==> flow/design.v <==
`default_nettype none
module organ_tone (
    input  logic        clk,
    input  logic        rst,
    input  logic [3:0]  SW,
    output logic        tone,
    output logic [15:0] lcd_freq
);
logic newclock;  
logic reset;  
logic [31:0]d;  
logic [31:0]desiredfreq;  
logic [23:0] LcdDisplay;  
logic [31:0] ScopeInfoB;  
getdesiredfreq getfreq (.clk(clk), .SW(SW[3:1]),.desiredfreq(desiredfreq),
.LcdDisplay(LcdDisplay),.LcdinfoDisplay(lcd_freq),.ScopeInfoB(ScopeInfoB));
counter counter1(.clk(clk), .reset(reset | rst), .Q(d));
clockdiv clockdiv1(.d(d),.desiredfreq(desiredfreq),.clk(clk),.rst(rst),.reset(reset),.newclock(newclock));
mux2 mux (.a(newclock), .b(1'b0),.sel(SW[0]),.out(tone));
endmodule
module counter(input logic clk, input logic reset, output logic [31:0] Q);
always_ff @ (posedge (clk))
begin 
	if (reset)
		begin
		Q<=32'b1;
		end
	else
		Q<=Q+32'b1;
end
endmodule
module clockdiv (input logic [31:0] d,input logic [31:0] desiredfreq,input logic clk, input logic rst, output logic reset, output logic newclock);
always_ff @ (posedge (clk))
begin
	if (rst)
		begin
		newclock<=1'b0;
		reset<=1'b0;
		end
	else if (d==((32'd25000000/(desiredfreq))-32'd1))
		begin
		newclock<=1'b1;
		end
	else if (d>=((32'd50000000/(desiredfreq))-32'b1))
		begin
		newclock<=1'b0;
		reset<=1'b1;
		end
	else
		begin
		newclock<= newclock;
		reset<=1'b0;
		end
end
endmodule
module getdesiredfreq (
input logic clk, 
input logic [2:0] SW,
output logic [31:0] desiredfreq, 
output logic [23:0] LcdDisplay,
output logic [15:0] LcdinfoDisplay,
output logic [31:0] ScopeInfoB);
parameter character_0 =8'h30;
parameter character_1 =8'h31;
parameter character_2 =8'h32;
parameter character_3 =8'h33;
parameter character_4 =8'h34;
parameter character_5 =8'h35;
parameter character_6 =8'h36;
parameter character_7 =8'h37;
parameter character_8 =8'h38;
parameter character_9 =8'h39;
parameter character_A =8'h41;
parameter character_B =8'h42;
parameter character_C =8'h43;
parameter character_D =8'h44;
parameter character_E =8'h45;
parameter character_F =8'h46;
parameter character_G =8'h47;
parameter character_H =8'h48;
parameter character_I =8'h49;
parameter character_J =8'h4A;
parameter character_K =8'h4B;
parameter character_L =8'h4C;
parameter character_M =8'h4D;
parameter character_N =8'h4E;
parameter character_O =8'h4F;
parameter character_P =8'h50;
parameter character_Q =8'h51;
parameter character_R =8'h52;
parameter character_S =8'h53;
parameter character_T =8'h54;
parameter character_U =8'h55;
parameter character_V =8'h56;
parameter character_W =8'h57;
parameter character_X =8'h58;
parameter character_Y =8'h59;
parameter character_Z =8'h5A;
parameter character_lowercase_a= 8'h61;
parameter character_lowercase_b= 8'h62;
parameter character_lowercase_c= 8'h63;
parameter character_lowercase_d= 8'h64;
parameter character_lowercase_e= 8'h65;
parameter character_lowercase_f= 8'h66;
parameter character_lowercase_g= 8'h67;
parameter character_lowercase_h= 8'h68;
parameter character_lowercase_i= 8'h69;
parameter character_lowercase_j= 8'h6A;
parameter character_lowercase_k= 8'h6B;
parameter character_lowercase_l= 8'h6C;
parameter character_lowercase_m= 8'h6D;
parameter character_lowercase_n= 8'h6E;
parameter character_lowercase_o= 8'h6F;
parameter character_lowercase_p= 8'h70;
parameter character_lowercase_q= 8'h71;
parameter character_lowercase_r= 8'h72;
parameter character_lowercase_s= 8'h73;
parameter character_lowercase_t= 8'h74;
parameter character_lowercase_u= 8'h75;
parameter character_lowercase_v= 8'h76;
parameter character_lowercase_w= 8'h77;
parameter character_lowercase_x= 8'h78;
parameter character_lowercase_y= 8'h79;
parameter character_lowercase_z= 8'h7A;
parameter character_colon = 8'h3A;           
parameter character_stop = 8'h2E;            
parameter character_semi_colon = 8'h3B;    
parameter character_minus = 8'h2D;          
parameter character_divide = 8'h2F;          
parameter character_plus = 8'h2B;           
parameter character_comma = 8'h2C;           
parameter character_less_than = 8'h3C;     
parameter character_greater_than = 8'h3E;  
parameter character_equals = 8'h3D;          
parameter character_question = 8'h3F;       
parameter character_dollar = 8'h24;          
parameter character_space=8'h20;            
parameter character_exclaim=8'h21;           
always_comb
	case(SW[2:0])
	3'b000: 
		begin
		desiredfreq=32'd523; 
		LcdDisplay={character_D,character_O,character_space}; 
		LcdinfoDisplay=16'h0523;
		ScopeInfoB={character_S,character_0,character_0,character_0};
		end
	3'b001: 
		begin 
		desiredfreq=32'd587; 
		LcdDisplay={character_R,character_E,character_space}; 
		LcdinfoDisplay=16'h0587;
		ScopeInfoB={character_S,character_0,character_0,character_1};
		end
	3'b010: 
		begin 
		desiredfreq=32'd659; 
		LcdDisplay={character_M, character_E,character_space}; 
		LcdinfoDisplay=16'h0659;
		ScopeInfoB={character_S,character_0,character_1,character_0};
		end
	3'b011: 
		begin 
		desiredfreq=32'd698; 
		LcdDisplay={character_F, character_A,character_space}; 
		LcdinfoDisplay=16'h0698;
		ScopeInfoB={character_S,character_0,character_1,character_1};
		end
	3'b100: 
		begin 
		desiredfreq=32'd783; 
		LcdDisplay={character_S, character_O,character_space}; 
		LcdinfoDisplay=16'h0783;
		ScopeInfoB={character_S,character_1,character_0,character_0};
		end
	3'b101: 
		begin 
		desiredfreq=32'd880; 
		LcdDisplay={character_L, character_A,character_space}; 
		LcdinfoDisplay=16'h0880;
		ScopeInfoB={character_S,character_1,character_0,character_1};
		end
	3'b110: 
		begin 
		desiredfreq=32'd987; 
		LcdDisplay={character_T, character_I,character_space};
		LcdinfoDisplay=16'h0987;
		ScopeInfoB={character_S,character_1,character_1,character_0};
		end
	3'b111: 
		begin 
		desiredfreq=32'd1046; 
		LcdDisplay={character_D, character_O, character_2};
		LcdinfoDisplay=16'h1046;
		ScopeInfoB={character_S,character_1,character_1,character_1};
		end
	default:
		begin 
		desiredfreq=32'd1000; 
		LcdDisplay={character_N, character_O,character_space};		
		LcdinfoDisplay=16'h1000;
		ScopeInfoB={character_S,character_lowercase_z,character_lowercase_z,character_lowercase_z};
		end 
	endcase
endmodule
module mux2 (input logic a, input logic b, input logic sel, output logic out);
assign out=sel?a:b;
endmodule
--- tool output ---
* Reports on organ_tone
Module organ_tone before and after one edit of its RTL, step after step.
"unedited" refers to lines of the RTL above, "edited" to lines of the edited file.
"difference" is "edited" less "unedited", of the values as shown; "relative change" is that difference over "unedited", in percent.
Operators carry their Yosys type and port widths (W data, S select, Z words).
Library cell names are shortened.
Not given: n/a
- Top module :: organ_tone
- Clock :: clk
- Library :: sky130hd
- Library corner :: tt_025C_1v80

* Diff
The edit as a unified diff against the file above.
A script made this edit. It changes what the design does and was not meant as an optimisation.
#+begin_src diff
@@ -27,5 +27,5 @@
 		end
 	else
-		Q<=Q+32'b1;
+		Q<=Q-32'b1;
 end
 endmodule
#+end_src

* Elaborated design
Yosys after proc, flatten, opt, wreduce and memory -nomap, before mapping. Memory bits, and registers merged into a memory's read port (data or address), are not among the register bits. Print and check cells are not counted. Equal cells are merged and count once.
Memory sizes are those after Yosys's memory passes, which may raise the word count (mostly to a power of two), join words into wider ones and drop unused or constant bits.
** Storage and ports
- memory cells :: unedited 1, edited 1, difference 0, relative change 0.00%
- memory bits (read-only) :: unedited 296, edited 296, difference 0, relative change 0.00%
- flip-flop bits (word level) :: unedited 34, edited 34, difference 0, relative change 0.00%
- output and inout port bits :: unedited 17, edited 17, difference 0, relative change 0.00%
** Operators by class
- add/sub/neg operators :: unedited 3, edited 3, difference 0, relative change 0.00%
- muxes and demuxes :: unedited 4, edited 4, difference 0, relative change 0.00%
- bitwise gates (word level) :: unedited 1, edited 1, difference 0, relative change 0.00%
- eq/ne operators :: unedited 1, edited 1, difference 0, relative change 0.00%
- order comparisons :: unedited 1, edited 1, difference 0, relative change 0.00%
- reductions and logical operators :: unedited 1, edited 1, difference 0, relative change 0.00%
- divide/modulo/power cells :: unedited 2, edited 2, difference 0, relative change 0.00%
** Memories
- shape (words x width / read and write ports) :: unedited 8 x 37 bit 1R0W, edited 8 x 37 bit 1R0W
** Operator list
- $sub A32 B1 Y32 const B :: unedited 2, edited 3, difference +1, relative change +50.00%
- $add A32 B1 Y32 const B :: unedited 1, edited 0, difference -1, relative change -100.00%
- $mux W1 :: unedited 4, edited 4, difference 0, relative change 0.00%
- $div A25 B32 Y32 const A :: unedited 1, edited 1, difference 0, relative change 0.00%
- $div A26 B32 Y32 const A :: unedited 1, edited 1, difference 0, relative change 0.00%
- $eq A32 B32 Y1 :: unedited 1, edited 1, difference 0, relative change 0.00%
- $ge A32 B32 Y1 :: unedited 1, edited 1, difference 0, relative change 0.00%
- $or A1 B1 Y1 :: unedited 1, edited 1, difference 0, relative change 0.00%
- $reduce_bool A2 Y1 :: unedited 1, edited 1, difference 0, relative change 0.00%

* Depth
Longest topological path by Yosys (ltp), each cell counted once; first at word level (registers and memories cut), then after technology mapping (sequential cells cut; the memories' decode and read muxes count).
** Depth
- word-level depth :: unedited 5, edited 5, difference 0, relative change 0.00%
- ABC_AREA :: unedited 0, edited 0
- mapped depth :: unedited 389, edited 411, difference +22, relative change +5.66%

* Netlist
Yosys stat after the flow's synthesis: flattened, memories mapped to cells. It holds for the ABC_AREA given above (unset counts as 0); a run with the other value may have another netlist.
** Mapped netlist
- chip area (Yosys) (sq um) :: unedited 51262.9, edited 48659.2, difference -2603.7, relative change -5.08%
- flip-flops :: unedited 34, edited 34, difference 0, relative change 0.00%
- standard cells after synthesis :: unedited 7299, edited 7251, difference -48, relative change -0.66%
- sequential part of the area (sq um) :: unedited 680.7, edited 680.7, difference 0.0, relative change 0.00%
** Cell types
- a21oi_1 :: unedited 568, edited 631, difference +63, relative change +11.09%
- clkbuf_1 :: unedited 125, edited 177, difference +52, relative change +41.60%
- clkbuf_8 :: unedited 38, edited 0, difference -38, relative change -100.00%
- a21o_2 :: unedited 35, edited 0, difference -35, relative change -100.00%
- buf_6 :: unedited 39, edited 5, difference -34, relative change -87.18%
- o21ai_0 :: unedited 425, edited 458, difference +33, relative change +7.76%
- or3_1 :: unedited 81, edited 113, difference +32, relative change +39.51%
- nand2b_1 :: unedited 109, edited 140, difference +31, relative change +28.44%
- a21o_1 :: unedited 163, edited 193, difference +30, relative change +18.40%
- and3_2 :: unedited 30, edited 0, difference -30, relative change -100.00%
- or2_2 :: unedited 64, edited 87, difference +23, relative change +35.94%
- and2_2 :: unedited 23, edited 0, difference -23, relative change -100.00%
- or2b_2 :: unedited 23, edited 0, difference -23, relative change -100.00%
- nand3b_1 :: unedited 9, edited 32, difference +23, relative change +255.56%
- o21bai_1 :: unedited 28, edited 49, difference +21, relative change +75.00%
- nor2_1 :: unedited 719, edited 699, difference -20, relative change -2.78%
- a211oi_1 :: unedited 118, edited 99, difference -19, relative change -16.10%
- inv_1 :: unedited 158, edited 175, difference +17, relative change +10.76%
Not every row of either side is listed.
By module: a second synthesis without flattening, with its own total; a netlist apart from the flattened one above.
** Second synthesis, totals
- cell total of the unflattened synthesis :: unedited 9815, edited 9818, difference +3, relative change +0.03%
- area total of the unflattened synthesis (sq um) :: unedited 66117.2, edited 66123.4, difference +6.2, relative change +0.01%
Each row is one instance without its submodules.
** By module, unedited
- clockdiv :: cells 9517, area 63716.1 sq um, instances 1, seq. area 40.0 sq um
- counter :: cells 168, area 1477.7 sq um, instances 1, seq. area 640.6 sq um
- getdesiredfreq :: cells 127, area 898.4 sq um, instances 1, seq. area 0.0 sq um
- mux2 :: cells 1, area 15.0 sq um, instances 1, seq. area 0.0 sq um
- organ_tone :: cells 2, area 10.0 sq um, instances 1, seq. area 0.0 sq um
** By module, edited
- clockdiv :: cells 9517, area 63716.1 sq um, instances 1, seq. area 40.0 sq um
- counter :: cells 171, area 1483.9 sq um, instances 1, seq. area 640.6 sq um
- getdesiredfreq :: cells 127, area 898.4 sq um, instances 1, seq. area 0.0 sq um
- mux2 :: cells 1, area 15.0 sq um, instances 1, seq. area 0.0 sq um
- organ_tone :: cells 2, area 10.0 sq um, instances 1, seq. area 0.0 sq um

* Timing after synthesis
Source: OpenSTA report_checks on the synthesized netlist (no wires, ideal clock, input and output delay 20% of the period each), path of least setup slack; recovery checks are left aside. Register names are those of the netlist, which keeps one name where synthesis merged equal registers.
** Timing path after synthesis
- kind :: unedited input port to flip-flop, edited input port to flip-flop
- from :: unedited input SW[3], edited input SW[3]
- to :: unedited register clockdiv1.newclock, edited register clockdiv1.newclock
- period (ns) :: unedited 100.0, edited 100.0, difference 0.0, relative change 0.00%
- path slack (ns) :: unedited 11.751, edited 8.706, difference -3.045
- driving pins on the path :: unedited 345, edited 387, difference +42, relative change +12.17%
- path delay (ns) :: unedited 68.249, edited 71.294, difference +3.045, relative change +4.46%
- arrival time (ns) :: unedited 88.132, edited 91.229, difference +3.097, relative change +3.51%
- external input delay (ns) :: unedited 20.000, edited 20.000, difference 0.000, relative change 0.00%
- synthesis period reached (ns) :: unedited 88.249, edited 91.294, difference +3.045, relative change +3.45%
"path delay" is the arrival time less input delay plus setup time.
"driving pins on the path": output pins that drive a net of the path, with the launching flip-flop's if there is one; two outputs of one cell count as two.
"synthesis period reached" = period - worst setup slack (recovery checks aside). The figure is calculated, with input and output delays left at 20% of the set period.
Between the ends stands the longest chain of elaborated cells between them, by number of cells; it is not shown to be the way that was timed. Of several equally long chains one is given.
A line is the first line of the expression or statement that the cell stems from. Yosys adds cells for indexed reads and writes and turns some case tables into memories.
The chain passes a memory read, where the word-level depth is cut; so it can be longer than that depth.
A register here has more assigning lines than the two given.
Between the ends, after synthesis, unedited:
- Cells stage by stage :: buf_6 -> buf_12 -> buf_12 -> clkbuf_4 -> buf_2 -> buf_1 -> buf_1 -> nand2b_1 -> ha_1 -> inv_1 -> o21ba_2 -> nor3_1 -> ha_1 -> o21a_1 -> o2bb2ai_1 -> nor3_1 -> or2_2 -> ha_1 -> (+309 left out) -> a21o_1 -> a21oi_1 -> o2111ai_1 -> nor2_1 -> o31ai_1 -> a2111oi_1 -> nand4_1 -> inv_1 -> ha_1 -> nand2_1 -> or3_1 -> clkbuf_1 -> o21ai_0 -> a21oi_1 -> o311ai_0 -> a21oi_1 -> a22oi_1 -> nor2_1
- Length of the longest elaborated chain :: 6
- Elaborated cells between the ends (all ways) :: 10
- RTL lines with such cells :: 3
- Classes of those cells :: add/sub (2); div (2); compare (1); eq/ne (1); mux (2); reduce/logical (1); memory (1)
** Ends and longest elaborated chain, after synthesis, unedited
- start, declared :: RTL line 5 : input  logic [3:0]  SW,
- $mem_v2 Z8 W37 :: RTL line 140 : case(SW[2:0])
- $div A26 B32 Y32 :: RTL line 44 : else if (d>=((32'd50000000/(desiredfreq))-32'b1))
- $sub A32 B1 Y32 :: RTL line 44
- $ge A32 B32 Y1 :: RTL line 44
- $mux W1 :: RTL line 44
- $mux W1 :: RTL line 40 : else if (d==((32'd25000000/(desiredfreq))-32'd1))
- end, assigned :: RTL line 42 : newclock<=1'b1;
- end, assigned :: RTL line 51 : newclock<= newclock;
- end, declared :: RTL line 32 : module clockdiv (input logic [31:0] d,input logic [31:0] desiredfreq,input logic clk, input logic rst, output ...
Between the ends, after synthesis, edited:
- Cells stage by stage :: buf_2 -> buf_6 -> buf_4 -> clkbuf_1 -> clkbuf_1 -> clkbuf_1 -> buf_1 -> nand2b_1 -> ha_1 -> inv_1 -> o21ai_0 -> nor3b_1 -> ha_1 -> o21a_1 -> o2bb2ai_1 -> nor2_1 -> a22o_1 -> ha_1 -> (+351 left out) -> nor2b_1 -> o21ai_0 -> nand2b_1 -> a21oi_1 -> nor2b_1 -> o21ai_0 -> nand2b_1 -> a21oi_1 -> nor2b_1 -> o21ai_0 -> nand2b_1 -> a21oi_1 -> nor2b_1 -> o21ai_0 -> nand2b_1 -> a21oi_1 -> a32oi_1 -> nor2_1
- Length of the longest elaborated chain :: 6
- Elaborated cells between the ends (all ways) :: 10
- RTL lines with such cells :: 3
- Classes of those cells :: add/sub (2); div (2); compare (1); eq/ne (1); mux (2); reduce/logical (1); memory (1)
** Ends and longest elaborated chain, after synthesis, edited
- start, declared :: RTL line 5 : input  logic [3:0]  SW,
- $mem_v2 Z8 W37 :: RTL line 140 : case(SW[2:0])
- $div A26 B32 Y32 :: RTL line 44 : else if (d>=((32'd50000000/(desiredfreq))-32'b1))
- $sub A32 B1 Y32 :: RTL line 44
- $ge A32 B32 Y1 :: RTL line 44
- $mux W1 :: RTL line 44
- $mux W1 :: RTL line 40 : else if (d==((32'd25000000/(desiredfreq))-32'd1))
- end, assigned :: RTL line 42 : newclock<=1'b1;
- end, assigned :: RTL line 51 : newclock<= newclock;
- end, declared :: RTL line 32 : module clockdiv (input logic [31:0] d,input logic [31:0] desiredfreq,input logic clk, input logic rst, output ...

* Worst path after layout
From the final timing report of the runs of set A: the path of least setup slack in the routed layout; clock arrival at registers is part of the times.
** Timing path after layout
- kind :: unedited input port to flip-flop, edited input port to flip-flop
- from :: unedited input SW[2], edited input SW[2]
- to :: unedited register clockdiv1.reset, edited register clockdiv1.reset
- arrival time (ns) :: unedited 95.26, edited 95.37, difference +0.11, relative change +0.12%
- external input delay (ns) :: unedited 20.00, edited 20.00, difference 0.00, relative change 0.00%
- driving pins on the path :: unedited 336, edited 311, difference -25, relative change -7.44%
- path slack (ns) :: unedited 4.91, edited 4.85, difference -0.06
- period (ns) :: unedited 100.0, edited 100.0, difference 0.0, relative change 0.00%
Between the ends stands the longest chain of elaborated cells between them, by number of cells; it is not shown to be the way that was timed. Of several equally long chains one is given.
The chain passes a memory read, where the word-level depth is cut; so it can be longer than that depth.
A register here has more assigning lines than the two given.
Between the ends, after layout, unedited:
- Cells stage by stage :: clkdlybuf4s50_1 -> buf_4 -> clkinvlp_4 -> ha_2 -> nand2b_4 -> ha_1 -> inv_1 -> o21ba_2 -> nor3_1 -> ha_1 -> o21a_1 -> o2bb2ai_1 -> nor3_1 -> or2_2 -> ha_1 -> o21ai_0 -> o31ai_4 -> nor4_1 -> (+300 left out) -> o21ai_0 -> nand2b_1 -> a21oi_1 -> nor2b_1 -> o21ai_0 -> nand2b_1 -> a21oi_1 -> nor2b_1 -> o21ai_0 -> nand2b_1 -> a21oi_1 -> nor2b_1 -> o21ai_0 -> nand2b_1 -> a21oi_1 -> o21ai_0 -> a31oi_1 -> a311oi_1
- Length of the longest elaborated chain :: 5
- Elaborated cells between the ends (all ways) :: 8
- RTL lines with such cells :: 3
- Classes of those cells :: add/sub (2); div (2); compare (1); eq/ne (1); mux (1); memory (1)
** Ends and longest elaborated chain, after layout, unedited
- start, declared :: RTL line 5 : input  logic [3:0]  SW,
- $mem_v2 Z8 W37 :: RTL line 140 : case(SW[2:0])
- $div A26 B32 Y32 :: RTL line 44 : else if (d>=((32'd50000000/(desiredfreq))-32'b1))
- $sub A32 B1 Y32 :: RTL line 44
- $ge A32 B32 Y1 :: RTL line 44
- $mux W1 :: RTL line 44
- end, assigned :: RTL line 38 : reset<=1'b0;
- end, assigned :: RTL line 47 : reset<=1'b1;
- end, declared :: RTL line 32 : module clockdiv (input logic [31:0] d,input logic [31:0] desiredfreq,input logic clk, input logic rst, output ...
Between the ends, after layout, edited:
- Cells stage by stage :: clkdlybuf4s50_1 -> buf_6 -> ha_1 -> buf_4 -> and4bb_1 -> nand3_1 -> nor3b_2 -> ha_1 -> o21a_1 -> o2bb2ai_2 -> nor2_1 -> a22o_1 -> ha_1 -> or3_1 -> o221ai_1 -> nand2_1 -> mux2i_1 -> and2_1 -> (+275 left out) -> ha_1 -> a21oi_1 -> a21oi_1 -> a2111oi_0 -> o2111a_1 -> o2111ai_1 -> a2111oi_2 -> nand3_1 -> nor3_1 -> ha_1 -> xnor2_1 -> or4_1 -> or4_1 -> nor4_1 -> nand3_1 -> nor2_1 -> nand4_1 -> a21oi_1
- Length of the longest elaborated chain :: 5
- Elaborated cells between the ends (all ways) :: 8
- RTL lines with such cells :: 3
- Classes of those cells :: add/sub (2); div (2); compare (1); eq/ne (1); mux (1); memory (1)
** Ends and longest elaborated chain, after layout, edited
- start, declared :: RTL line 5 : input  logic [3:0]  SW,
- $mem_v2 Z8 W37 :: RTL line 140 : case(SW[2:0])
- $div A26 B32 Y32 :: RTL line 44 : else if (d>=((32'd50000000/(desiredfreq))-32'b1))
- $sub A32 B1 Y32 :: RTL line 44
- $ge A32 B32 Y1 :: RTL line 44
- $mux W1 :: RTL line 44
- end, assigned :: RTL line 38 : reset<=1'b0;
- end, assigned :: RTL line 47 : reset<=1'b1;
- end, declared :: RTL line 32 : module clockdiv (input logic [31:0] d,input logic [31:0] desiredfreq,input logic clk, input logic rst, output ...

* Measured runs
Both versions went through the flow (Yosys, OpenROAD) with the same settings in each pair. Constraints: input delay and output delay 20% of the set period each, output load 0.01 pF.
Flow settings, set A:
- CORE_UTILIZATION :: 40
- period_ns :: 100.0
- CAP_MARGIN :: 20
- CORE_MARGIN :: 2
- SLEW_MARGIN :: 20
** Final reports, set A
- clock period achieved (ns) :: unedited 95.090, edited 95.145, difference +0.055, relative change +0.06%
- final utilization (%) :: unedited 41.7, edited 43.0, difference +1.3
- standard-cell area of the final layout (sq um) :: unedited 53064.6, edited 51734.6, difference -1330.0, relative change -2.51%
- chip area after synthesis (Yosys) (sq um) :: unedited 51262.9, edited 48659.2, difference -2603.7, relative change -5.08%
- worst setup slack after layout (ns) :: unedited 4.910, edited 4.855, difference -0.055
- setup total negative slack (ns) :: unedited 0.000, edited 0.000, difference 0.000
- die area (sq um) :: unedited 131037.0, edited 124454.0, difference -6583.0, relative change -5.02%
- post-route worst hold slack (ns) :: unedited 0.470, edited 0.492, difference +0.022
Flow settings, set B:
- ABC_AREA :: 1
- CAP_MARGIN :: 40
- CORE_ASPECT_RATIO :: 0.87
- CORE_UTILIZATION :: 29
- CTS_CLUSTER_DIAMETER :: 56
- PLACE_DENSITY_LB_ADDON :: 0.23
- TNS_END_PERCENT :: 75
- period_ns :: 57.0
- CORE_MARGIN :: 2
- SLEW_MARGIN :: 20
** Final reports, set B
- clock period achieved (ns) :: unedited 58.432, edited 57.680, difference -0.752, relative change -1.29%
- final utilization (%) :: unedited 46.3, edited 46.6, difference +0.3
- standard-cell area of the final layout (sq um) :: unedited 85699.7, edited 87350.0, difference +1650.3, relative change +1.93%
- chip area after synthesis (Yosys) (sq um) :: unedited 54141.9, edited 54858.9, difference +717.0, relative change +1.32%
- worst setup slack after layout (ns) :: unedited -1.432, edited -0.680, difference +0.752
- setup total negative slack (ns) :: unedited -2.847, edited -1.335, difference +1.512
- die area (sq um) :: unedited 190176.0, edited 192673.0, difference +2497.0, relative change +1.31%
- post-route worst hold slack (ns) :: unedited 0.448, edited 0.414, difference -0.034
By "clock period achieved" is meant the clock period of the run minus its worst setup slack. This is arithmetic on one report: input and output delays are still those of the set period (20% each).
--- end ---
